==> flow/design.v <==
`timescale 1ns / 1ps
module adder(
    input wire [7:0] in1,
    input wire [7:0] in2,
    input wire sub,  
    output wire [7:0] out
    );
    reg [7:0] tmp;
    wire s0,s1,s2,s3,s4,s5,s6,s7;
    wire co0,co1,co2,co3,co4,co5,co6,co7;
    fa f0(in1[0],in2[0],1'b0,s0,co0);
    fa f1(in1[1],in2[1],co0,s1,co1);
    fa f2(in1[2],in2[2],co1,s2,co2);
    fa f3(in1[3],in2[3],co2,s3,co3);
    fa f4(in1[4],in2[4],co3,s4,co4);
    fa f5(in1[5],in2[5],co4,s5,co5);
    fa f6(in1[6],in2[6],co5,s6,co6);
    fa f7(in1[7],in2[7],co6,s7,co7);  
    assign out = {s7,s6,s5,s4,s3,s2,s1,s0} + sub;
endmodule 
module fa( input A,
       input B,
       input CIN,
       output S,
       output COUT
       );
       assign S = A^B^CIN;
       assign COUT = (A&B) | (CIN&A) | (CIN&B);
endmodule
`timescale 1ns / 1ps
module multiplier(
    input wire [7:0] in1,
    input wire [7:0] in2,
    output wire [7:0] out 
    );
    wire [8:0] A_out1, A_out2, A_out3, A_out4, A_out5, A_out6, A_out7, A_out8;
    wire [7:0] Q_out1, Q_out2, Q_out3, Q_out4, Q_out5, Q_out6, Q_out7, Q_out8;
    wire q0_1, q0_2, q0_3, q0_4, q0_5, q0_6, q0_7, q0_8; 
    Booth B1 (
        9'h000,in1,in2,1'b0,
        A_out1,Q_out1,q0_1
        );
    Booth B2 (
        A_out1,in1,Q_out1,q0_1,
        A_out2,Q_out2,q0_2
        );
    Booth B3 (
        A_out2,in1,Q_out2,q0_2,
        A_out3,Q_out3,q0_3
        );
    Booth B4 (
        A_out3,in1,Q_out3,q0_3,
        A_out4,Q_out4,q0_4
        );
    Booth B5 (
        A_out4,in1,Q_out4,q0_4,
        A_out5,Q_out5,q0_5
        );
    Booth B6 (
        A_out5,in1,Q_out5,q0_5,
        A_out6,Q_out6,q0_6
        );
    Booth B7 (
        A_out6,in1,Q_out6,q0_6,
        A_out7,Q_out7,q0_7
        );
    Booth B8 (
        A_out7,in1,Q_out7,q0_7,
        A_out8,Q_out8,q0_8
        );
    assign out = A_out8[7:0];  
endmodule
module Booth(
    input [8:0] A_in,
    input [7:0] M,
    input [7:0] Q_in,
    input  q0,
    output reg [8:0] A_out,
    output reg [7:0] Q_out,
    output reg q0_out
    );
    wire [8:0] sum, diff;
    assign sum = A_in + {M[7], M};
    assign diff = A_in - {M[7], M};
    always@(A_in,Q_in,M,q0,sum,diff)
    begin
        case({Q_in[0],q0})
            2'b00,2'b11: {A_out, Q_out, q0_out} = {A_in[8], A_in, Q_in};
            2'b01: {A_out, Q_out, q0_out} = {sum[8], sum, Q_in};
            default: {A_out, Q_out, q0_out} = {diff[8], diff, Q_in};
        endcase
    end
endmodule
`timescale 1ns / 1ps
module register(
    input wire [7:0] din,
    input wire clk,
    input wire reset,
    input wire ld,
    output reg [7:0] data
    );
    always@(posedge clk or posedge reset)
    begin
        if(reset == 1)
            data <= 0;
        else if(ld == 1)
            data <= din;
    end
endmodule
`timescale 1ns / 1ps
module controller(
    input wire clk,
    input wire reset,
    output reg [3:0] state,
    output reg [9:0] load, mul_en, add1_en, add2_en, mul_read, add1_read, add2_read  
    );
    parameter [3:0] s1 = 4'b0000,
                    s2 = 4'b0001,
                    s3 = 4'b0011,
                    s4 = 4'b0010,
                    s5 = 4'b0110,
                    s6 = 4'b0111,
                    s7 = 4'b1111,
                    s8 = 4'b1110,
                    s9 = 4'b1010,
                    s10 = 4'b1011,
                    s11 = 4'b1001,
                    s12 = 4'b1000;
    reg not_first_flag;  
    always@(posedge clk or posedge reset)
    begin
        if(reset)
            begin
                state <= s1;
                not_first_flag <= 1'b0;
            end
        else
        begin
            if(state == s3)
                not_first_flag <= 1'b1;
            case(state)
                s1: state <= s2;
                s2: state <= s3;
                s3: state <= s4;
                s4: state <= s5;
                s5: state <= s6;
                s6: state <= s7;
                s7: state <= s8;
                s8: state <= s9;
                s9: state <= s10;
                s10: state <= s11;
                s11: state <= s12;
                s12: state <= s1;
                default: state <= s1;
            endcase
        end       
    end
    always@(*)
    begin
        load = 0;
        mul_en = 0;
        add1_en = 0;
        add2_en = 0;
        mul_read = 0;
        add1_read = 0;
        add2_read = 0;
        case(state)
            s1: 
                begin
                    load = 10'b0000000001;
                    if(not_first_flag)
                    begin
                        mul_en = 0; 
                        add1_en = 10'b1000001000; 
                        add2_en = 10'b0001000100; 
                        mul_read = 0; 
                        add1_read = 10'b0000000100;
                        add2_read = 0;
                    end
                end
            s2: 
                begin
                    load = 10'b0000000010;
                    if(not_first_flag)
                    begin
                        mul_en = 0; 
                        add1_en = 0; 
                        add2_en = 10'b0010001000; 
                        mul_read = 0; 
                        add1_read = 10'b0000001000;
                        add2_read = 0;
                    end
                end
            s3:
                begin
                    load = 10'b0000000100; 
                    mul_en = 0; 
                    add1_en = 0; 
                    add2_en = 0; 
                    mul_read = 0; 
                    add1_read = 0;
                    add2_read = 0;
                end
            s4:
                begin
                    load = 10'b0000001000;
                    mul_en = 0;
                    add1_en = 0; 
                    add2_en = 0; 
                    mul_read = 0;
                    add1_read = 0;
                    add2_read = 0;
                end
            s5:
                begin
                    load = 10'b0000010000;
                    mul_en = 0;
                    add1_en = 0; 
                    add2_en = 0; 
                    mul_read = 0;
                    add1_read = 0;
                    add2_read = 0;
                end
            s6:
                begin
                    load = 10'b0000100000;
                    mul_en = 10'b0000010001;  
                    add1_en = 0; 
                    add2_en = 0; 
                    mul_read = 0;
                    add1_read = 0;
                    add2_read = 0;
                end
            s7:
                begin
                    load = 10'b0001000000;
                    mul_en = 10'b0000100010;  
                    add1_en = 0; 
                    add2_en = 0; 
                    mul_read = 10'b0000000001;  
                    add1_read = 0;
                    add2_read = 0;
                end
            s8:
                begin
                    load = 10'b0010000000;  
                    mul_en = 10'b0001000100;  
                    add1_en = 0; 
                    add2_en = 0; 
                    mul_read = 10'b0000000010;  
                    add1_read = 0;
                    add2_read = 0;
                end
            s9:
                begin
                    load = 10'b0100000000;  
                    mul_en = 10'b0010001000;  
                    add1_en = 0; 
                    add2_en = 0; 
                    mul_read = 10'b0000000100;  
                    add1_read = 0;
                    add2_read = 0;
                end
            s10:
                begin
                    load = 10'b1000000000;  
                    mul_en = 0; 
                    add1_en = 10'b0100000001; 
                    add2_en = 0; 
                    mul_read = 10'b0000001000;  
                    add1_read = 0;
                    add2_read = 0;
                end
            s11:
                begin
                    load = 10'b0100000000;  
                    mul_en = 0; 
                    add1_en = 10'b1000000010; 
                    add2_en = 10'b0000010001; 
                    mul_read = 0; 
                    add1_read = 10'b0000000001;
                    add2_read = 0;
                end
            s12:
                begin
                    load = 10'b1000000000;  
                    mul_en = 0; 
                    add1_en = 10'b0100000100; 
                    add2_en = 10'b0000100010; 
                    mul_read = 0; 
                    add1_read = 10'b0000000010;
                    add2_read = 0;
                end
            default: 
                load = 0;
        endcase
    end
endmodule
`timescale 1ns / 1ps
module datapath(
    input wire clk,
    input wire reset,
    input wire [3:0] state,
    input wire [7:0] next_in,
    input wire [9:0] load, mul_en, add1_en, add2_en, mul_read, add1_read, add2_read,  
    output wire [7:0] r1,r2,r3,r4,r5,r6,r7,r8,r9,r10,  
    output reg [7:0] f
    );
    parameter [3:0] s1 = 4'b0000,
                    s2 = 4'b0001,
                    s3 = 4'b0011,
                    s4 = 4'b0010,
                    s5 = 4'b0110,
                    s6 = 4'b0111,
                    s7 = 4'b1111,
                    s8 = 4'b1110,
                    s9 = 4'b1010,
                    s10 = 4'b1011,
                    s11 = 4'b1001,
                    s12 = 4'b1000;
    wire [7:0] sum1,sum2,prod;  
    reg [7:0] add11,add12,add21,add22,mul1,mul2;
    reg not_first_flag;  
    adder A1(add11,add12,1'b0,sum1);  
    adder A2(add21,~add22,1'b1,sum2);  
    multiplier M1(mul1,mul2,prod);
    register reg1((load[0]) ? next_in : (mul_read[0]) ? prod : (add1_read[0]) ? sum1 : (add2_read[0]) ? sum2 : 8'b0,
        clk,reset,
        load[0] || mul_read[0] || add1_read[0] || add2_read[0],
        r1);
    register reg2((load[1]) ? next_in : (mul_read[1]) ? prod : (add1_read[1]) ? sum1 : (add2_read[1]) ? sum2 : 8'b0,
        clk,reset,
        load[1] || mul_read[1] || add1_read[1] || add2_read[1],
        r2);
    register reg3((load[2]) ? next_in : (mul_read[2]) ? prod : (add1_read[2]) ? sum1 : (add2_read[2]) ? sum2 : 8'b0,
        clk,reset,
        load[2] || mul_read[2] || add1_read[2] || add2_read[2],
        r3);
    register reg4((load[3]) ? next_in : (mul_read[3]) ? prod : (add1_read[3]) ? sum1 : (add2_read[3]) ? sum2 : 8'b0,
        clk,reset,
        load[3] || mul_read[3] || add1_read[3] || add2_read[3],
        r4);
    register reg5((load[4]) ? next_in : (mul_read[4]) ? prod : (add1_read[4]) ? sum1 : (add2_read[4]) ? sum2 : 8'b0,
        clk,reset,
        load[4] || mul_read[4] || add1_read[4] || add2_read[4],
        r5);
    register reg6((load[5]) ? next_in : (mul_read[5]) ? prod : (add1_read[5]) ? sum1 : (add2_read[5]) ? sum2 : 8'b0,
        clk,reset,
        load[5] || mul_read[5] || add1_read[5] || add2_read[5],
        r6);
    register reg7((load[6]) ? next_in : (mul_read[6]) ? prod : (add1_read[6]) ? sum1 : (add2_read[6]) ? sum2 : 8'b0,
        clk,reset,
        load[6] || mul_read[6] || add1_read[6] || add2_read[6],
        r7);
    register reg8((load[7]) ? next_in : (mul_read[7]) ? prod : (add1_read[7]) ? sum1 : (add2_read[7]) ? sum2 : 8'b0,
        clk,reset,
        load[7] || mul_read[7] || add1_read[7] || add2_read[7],
        r8);
    register reg9((load[8]) ? next_in : (mul_read[8]) ? prod : (add1_read[8]) ? sum1 : (add2_read[8]) ? sum2 : 8'b0,
        clk,reset,
        load[8] || mul_read[8] || add1_read[8] || add2_read[8],
        r9);
    register reg10((load[9]) ? next_in : (mul_read[9]) ? prod : (add1_read[9]) ? sum1 : (add2_read[9]) ? sum2 : 8'b0,
        clk,reset,
        load[9] || mul_read[9] || add1_read[9] || add2_read[9],
        r10);
    always@(posedge clk or posedge reset)
    begin
        if(reset)
        begin
            f <= 0;     
            not_first_flag <= 1'b0;
        end
        else
        begin
            case(state)
                s1, s2, s3:
                    if(not_first_flag)
                        f <= sum2;
                s4:
                    not_first_flag <= 1'b1;
                s12:
                    f <= sum2;
                default: ;
            endcase
        end
    end
    always@(posedge clk)
    begin
        case(state)
            s1:
                begin
                    if(not_first_flag)
                    begin
                        add11 <= r4;
                        add12 <= r10;
                        add21 <= sum1;
                        add22 <= r7;
                    end
                end
            s2:
                begin
                    if(not_first_flag)
                    begin
                        add21 <= sum1;
                        add22 <= r8;
                    end
                end
            s6:  
                begin
                    mul1 <= r1;
                    mul2 <= r5;
                end
            s7:  
                begin
                    mul1 <= r2;
                    mul2 <= r6;
                end
            s8:  
                begin
                    mul1 <= r3;
                    mul2 <= r7;
                end
            s9:  
                begin
                    mul1 <= r4;
                    mul2 <= r8;
                end
            s10:  
                begin
                    add11 <= r1;
                    add12 <= r9;
                end
            s11:  
                begin
                    add11 <= r2;
                    add12 <= r10;
                    add21 <= sum1;
                    add22 <= r5;
                end
            s12:  
                begin
                    add11 <= r3;
                    add12 <= r9;
                    add21 <= sum1;
                    add22 <= r6;
                end
            default: ;
        endcase
    end
endmodule
`timescale 1ns / 1ps
module top(
    input wire clk,
    input wire reset,
    input wire [7:0] next_in,
    output wire [7:0] f
    );
    wire [7:0] r1,r2,r3,r4,r5,r6,r7,r8,r9,r10;  
    wire [9:0] load, mul_en, add1_en, add2_en, mul_read, add1_read, add2_read;
    wire [3:0] state;
    controller C1(
        clk,
        reset,
        state,
        load, mul_en, add1_en, add2_en, mul_read, add1_read, add2_read  
    );
    datapath DP1(
        clk,
        reset,
        state,
        next_in,
        load, mul_en, add1_en, add2_en, mul_read, add1_read, add2_read,  
        r1,r2,r3,r4,r5,r6,r7,r8,r9,r10,  
        f
    );
endmodule
# == Reports on top ==
# The steps from the RTL of top to its reports follow in flow order.
# Line numbers count from 1 in the design file above.
# Library cell names are shortened.
# A cell with n/a has no value.
# design
top,top
clock,clk
library,sky130hd
lib_corner,tt_025C_1v80

# == Elaborated design ==
# Counts by Yosys on the flattened word-level netlist (proc, flatten, opt, wreduce; memories kept). Register bits leave out memories and registers merged into their read ports (data or address). Print and check cells are left out. Cells with the same type and inputs are merged into one.
# Yosys's memory passes give these memory sizes; they may raise the number of words (mostly to a power of two), join words into wider ones and drop unused or constant bits.
# op_classes
n_mux,56
reduce_logical,52
eq_ne,29
shift,0
n_mul,0
addsub,16
cmp,0
n_div,0
bitwise,93
# ops
op,count
two-way mux 8 bit,36
case mux 18 bit (select 2 bit),6
case mux 8 bit (select 4 bit),4
case mux 10 bit (select 10 bit),1
adder 9 bit,7
subtractor 9 bit,7
case mux 10 bit (select 4 bit),1
AND 1 bit,38
case mux 17 bit (select 2 bit),1
case mux 8 bit (select 2 bit),2
XOR 1 bit,30
bitwise OR 1 bit,24
== test 4 bit with constant B,6
case mux 8 bit (select 3 bit),1
OR reduction 2 bit,11
two-way mux 18 bit,1
logical NOT 2 bit,8
case mux 4 bit (select 4 bit),1
logical OR 1 bit,14
== test 2 x 1 -> 1 bit with constant B,7
== test 2 bit with constant B,7
nonzero test 4 bit,3
subtractor 1 x 8 -> 9 bit with constant A,1
inequality test 2 x 1 -> 1 bit with constant B,4
AND reduction 2 bit,4
== test 4 x 2 -> 1 bit with constant B,2
== test 4 x 3 -> 1 bit with constant B,2
adder 8 x 1 -> 8 bit with constant B,1
# Other operator kinds: 10; their cells: 16.
# word_totals
word_cells,266
reg_bits,138
latchBits,0
mem_count,1
output_inout_bits,8
ram_bits,0
clocked_rd_ports_x_width,4
rom_bits,64
inputBits,10
# mem_list
memory,words,width,rd,wr,line_no,rtl
(no name shown),16,4,1,0,141,case(state)

# == Logic depth ==
# Longest topological path by Yosys (ltp), each cell counted once; first at word level (registers and memories cut), then after technology mapping (sequential cells cut; the memories' decode and read muxes count).
# logic_depth
depth_word,25
abc_area,0
mapped_depth,55
mapped_depth_nobuf,53

# == Mapped cells and area ==
# Source: synth_stat.txt of the flow (Yosys; design flattened, memories mapped). It holds for the ABC_AREA given above (unset counts as 0); a run with the other value may have another netlist.
# Totals and module areas in this step are rounded.
# synth_totals
buf_cells,70
cells,1286
seqArea_um2,3794
flip_flops,142
mapped_area_um2,11790
# types
cell,count,type_area_um2
dfrtp_1,94,2.35E+03
edfxtp_1,48,1.44E+03
mux2_2,72,810.778
ha_1,63,788.256
nand2_1,160,600.576
xnor2_1,66,578.054
a222oi_1,56,560.538
xor2_1,46,402.886
nor2_1,106,397.882
fa_1,19,380.365
a21oi_1,67,335.322
o21ai_0,51,255.245
inv_1,61,228.97
clkbuf_1,50,187.68
a21o_1,22,165.158
nor3_1,29,145.139
nand3_1,24,120.115
xnor3_1,4,90.086
# Not listed: further types 79, cells in them 248.
# The figures by module come from a second, unflattened synthesis with its own total; it is not the netlist above.
# hier_totals
hier_cells,1960
area_unflattened_um2,16360
# Rows give one instance, submodules left out.
# by_module
mod,mod_seq_area_um2,cells,instances,area_um2
Booth,0.0,112,8,757.0
datapath,1667,731,1,5573
register,200.2,18,10,335.3
controller,125.1,102,1,795.8
fa,0.0,1,16,20.0
adder,0.0,17,2,128.9
multiplier,0.0,1,1,3.8
top,0.0,0,1,0.0

# == Worst setup path after synthesis ==
# Path of least setup slack by OpenSTA after synthesis, without wires, with an ideal clock, recovery checks aside; 20% of the period is set as input and as output delay. Where synthesis merged equal registers, the netlist keeps one of their names.
# synth_timing
path_type,reg-to-reg
start,register DP1.mul1[0]
end,register DP1.reg2.data[7]
required_ns,11.866
n_path_buf,3
path_slack_ns,0.726
arrival_ns,11.140
path_stages,51
t_first_pin_ns,0.000
path_delay_ns,11.274
setup_ns,0.134
clock_period_ns,12.0
synth_period_reached_ns,11.274
# "path_delay_ns" is the arrival time less input delay plus setup time.
# "path_stages": output pins that drive a net of the path, with the launching flip-flop's if there is one; two outputs of one cell count as two.
# "synth_period_reached_ns" is the clock period less the worst setup slack; recovery checks do not enter. This is arithmetic on one report: input and output delays are still those of the set period (20% each).
# The rows between start and end are the longest chain of elaborated cells between them; the timing report does not say that the signal goes this way. Where chains are equally long, one stands for them.
# Each line given opens the expression or statement behind the cell; cells for indexed reads and writes are added by Yosys, which also makes memories of some case tables.
# At most two assigning lines are given for a register; there are more.
# synth_between
cell_sequence,edfxtp_1 clkbuf_1 inv_1 ha_1 buf_2 nor3b_2 buf_6 mux2i_2 ha_1 a21o_1 a31o_2 xnor2_1 o21ai_0 ha_1 a21oi_1 nand3b_1 or4_1 a221o_1 [... 15 more ...] o21ai_0 o31a_1 ha_1 nor3_1 a21oi_1 a21boi_0 a311oi_1 xor2_1 ha_1 or3b_2 mux4_2 nand2_1 ha_1 a21o_1 a31oi_1 mux2i_1 xor2_1 o21ai_1
elab_chain_len,18
cells_between,25
cone_classes,add/sub: 15; mux: 10
# synth_rtl
element,line_no,rtl
"start, declared",322,"reg [7:0] add11,add12,add21,add22,mul1,mul2;"
"start, assigned",411,mul1 <= r1;
"start, assigned",416,mul1 <= r2;
subtractor 1 x 8 -> 9 bit,84,"assign diff = A_in - {M[7], M};"
two-way mux 18 bit,87,"case({Q_in[0],q0})"
subtractor 9 bit,84,
case mux 18 bit (select 2 bit),87,
subtractor 9 bit,84,
case mux 18 bit (select 2 bit),87,
subtractor 9 bit,84,
[... 3 more ...],n/a,
subtractor 9 bit,84,
case mux 18 bit (select 2 bit),87,
subtractor 9 bit,84,
case mux 18 bit (select 2 bit),87,
subtractor 9 bit,84,
case mux 17 bit (select 2 bit),87,
two-way mux 8 bit (2 in a row),331,register reg2((load[1]) ? next_in : (mul_read[1]) ? prod : (add1_read[1]) ? sum1 : (add2_read[1]) ? sum2 : 8'b ...
"end, assigned",105,data <= 0;
"end, assigned",107,data <= din;
"end, declared",100,output reg [7:0] data

# == Timing after layout ==
# From the final timing report of entry B: the path of least setup slack in the routed layout; clock arrival at registers is part of the times.
# layout_timing
path_type,reg-to-reg
start,register DP1.mul1[0]
end,register DP1.reg2.data[7]
path_stages,49
required_ns,10.30
clock_period_ns,10.0
t_first_pin_ns,0.43
n_path_buf,3
path_slack_ns,-0.55
setup_ns,0.12
arrival_ns,10.85
# The rows between start and end are the longest chain of elaborated cells between them; the timing report does not say that the signal goes this way. Where chains are equally long, one stands for them.
# At most two assigning lines are given for a register; there are more.
# layout_between
cell_sequence,edfxtp_1 buf_6 or4_4 buf_8 and3_4 ha_4 a21o_1 xnor2_2 a21oi_2 ha_4 a21o_1 a21oi_2 nand3b_1 or4_4 a221o_1 and3_4 o31a_1 or3_4 [... 13 more ...] o31a_1 ha_4 nor3_4 a21oi_2 a21boi_2 a311oi_2 xor2_2 ha_4 or3b_4 mux4_2 nand2_4 ha_4 a21o_1 a31oi_4 mux2i_2 xor2_2 buf_6 o21ai_2
elab_chain_len,18
cells_between,25
cone_classes,add/sub: 15; mux: 10
# layout_rtl
element,line_no,rtl
"start, declared",322,"reg [7:0] add11,add12,add21,add22,mul1,mul2;"
"start, assigned",411,mul1 <= r1;
"start, assigned",416,mul1 <= r2;
subtractor 1 x 8 -> 9 bit,84,"assign diff = A_in - {M[7], M};"
two-way mux 18 bit,87,"case({Q_in[0],q0})"
subtractor 9 bit,84,
case mux 18 bit (select 2 bit),87,
subtractor 9 bit,84,
case mux 18 bit (select 2 bit),87,
subtractor 9 bit,84,
[... 3 more ...],n/a,
subtractor 9 bit,84,
case mux 18 bit (select 2 bit),87,
subtractor 9 bit,84,
case mux 18 bit (select 2 bit),87,
subtractor 9 bit,84,
case mux 17 bit (select 2 bit),87,
two-way mux 8 bit (2 in a row),331,register reg2((load[1]) ? next_in : (mul_read[1]) ? prod : (add1_read[1]) ? sum1 : (add2_read[1]) ? sum2 : 8'b ...
"end, assigned",105,data <= 0;
"end, assigned",107,data <= din;
"end, declared",100,output reg [7:0] data

# Stored flow runs of top (4 of them; Yosys, OpenROAD, sky130hd). They differ in their settings and are not a sequence. Constraints: input delay and output delay 20% of the set period each, output load 0.01 pF.
# "achieved_period_ns": clock period set for the run, less the worst setup slack. It is reckoned from that one timing run; input and output delays stay at 20% of the period that was set.
# By "worst_setup_path_time_ns" is meant the share of the clock period that the worst setup path is allowed (20% is reserved at inputs, 20% at outputs), minus its slack. Clock arrival times at its registers enter into it.
# "power_total_uw": no workload was simulated; the value follows from the tool's default switching activity.
# Measured values are rounded.
# Settings: - = not set for that run.
# Among the results, - means that no value is shown for the run.
run,ABC_AREA,CAP_MARGIN,CELL_PAD_IN_SITES_DETAIL_PLACEMENT,CORE_MARGIN,CORE_UTILIZATION,CTS_CLUSTER_DIAMETER,GPL_ROUTABILITY_DRIVEN,MAX_ROUTING_LAYER,MIN_ROUTING_LAYER,SLEW_MARGIN,period_ns,CELL_PAD_IN_SITES_GLOBAL_PLACEMENT,CTS_CLUSTER_SIZE,GPL_TIMING_DRIVEN,PLACE_DENSITY_LB_ADDON,SETUP_SLACK_MARGIN,power_total_uw,yosys_chip_area_um2,stdcell_area_um2,finalUtil_pct,ws_hold_ns,achieved_period_ns,timing.setup.tns_ns,fin_ws_ns,die_um2,worst_setup_path_time_ns,timing.worst_path_kind
entry A,1,15,2,8,64,86,0,met4,met2,30,10.9,-,-,-,-,-,-,-,-,-,-,-,-,-,-,-,-
entry B,-,20,-,2,42,133,-,met4,-,20,10.0,1,20,0,-,-,1887,11790,14060,50.8,0.502,10.551,-3.367,-0.551,29420,10.55,reg-to-reg
entry C,-,20,1,2,42,133,0,met4,-,20,10.0,1,20,1,-,-,1976,11790,15540,56.1,0.504,10.432,-2.719,-0.432,29420,10.43,reg-to-reg
entry D,-,0,0,2,40,-,-,-,-,20,9.24,3,73,-,0.18,2.77,2073,11790,15790,54.7,0.488,10.425,-16.23,-1.185,30860,10.43,reg-to-reg
# Entry A: did not finish, placement stopped with DPL-0033
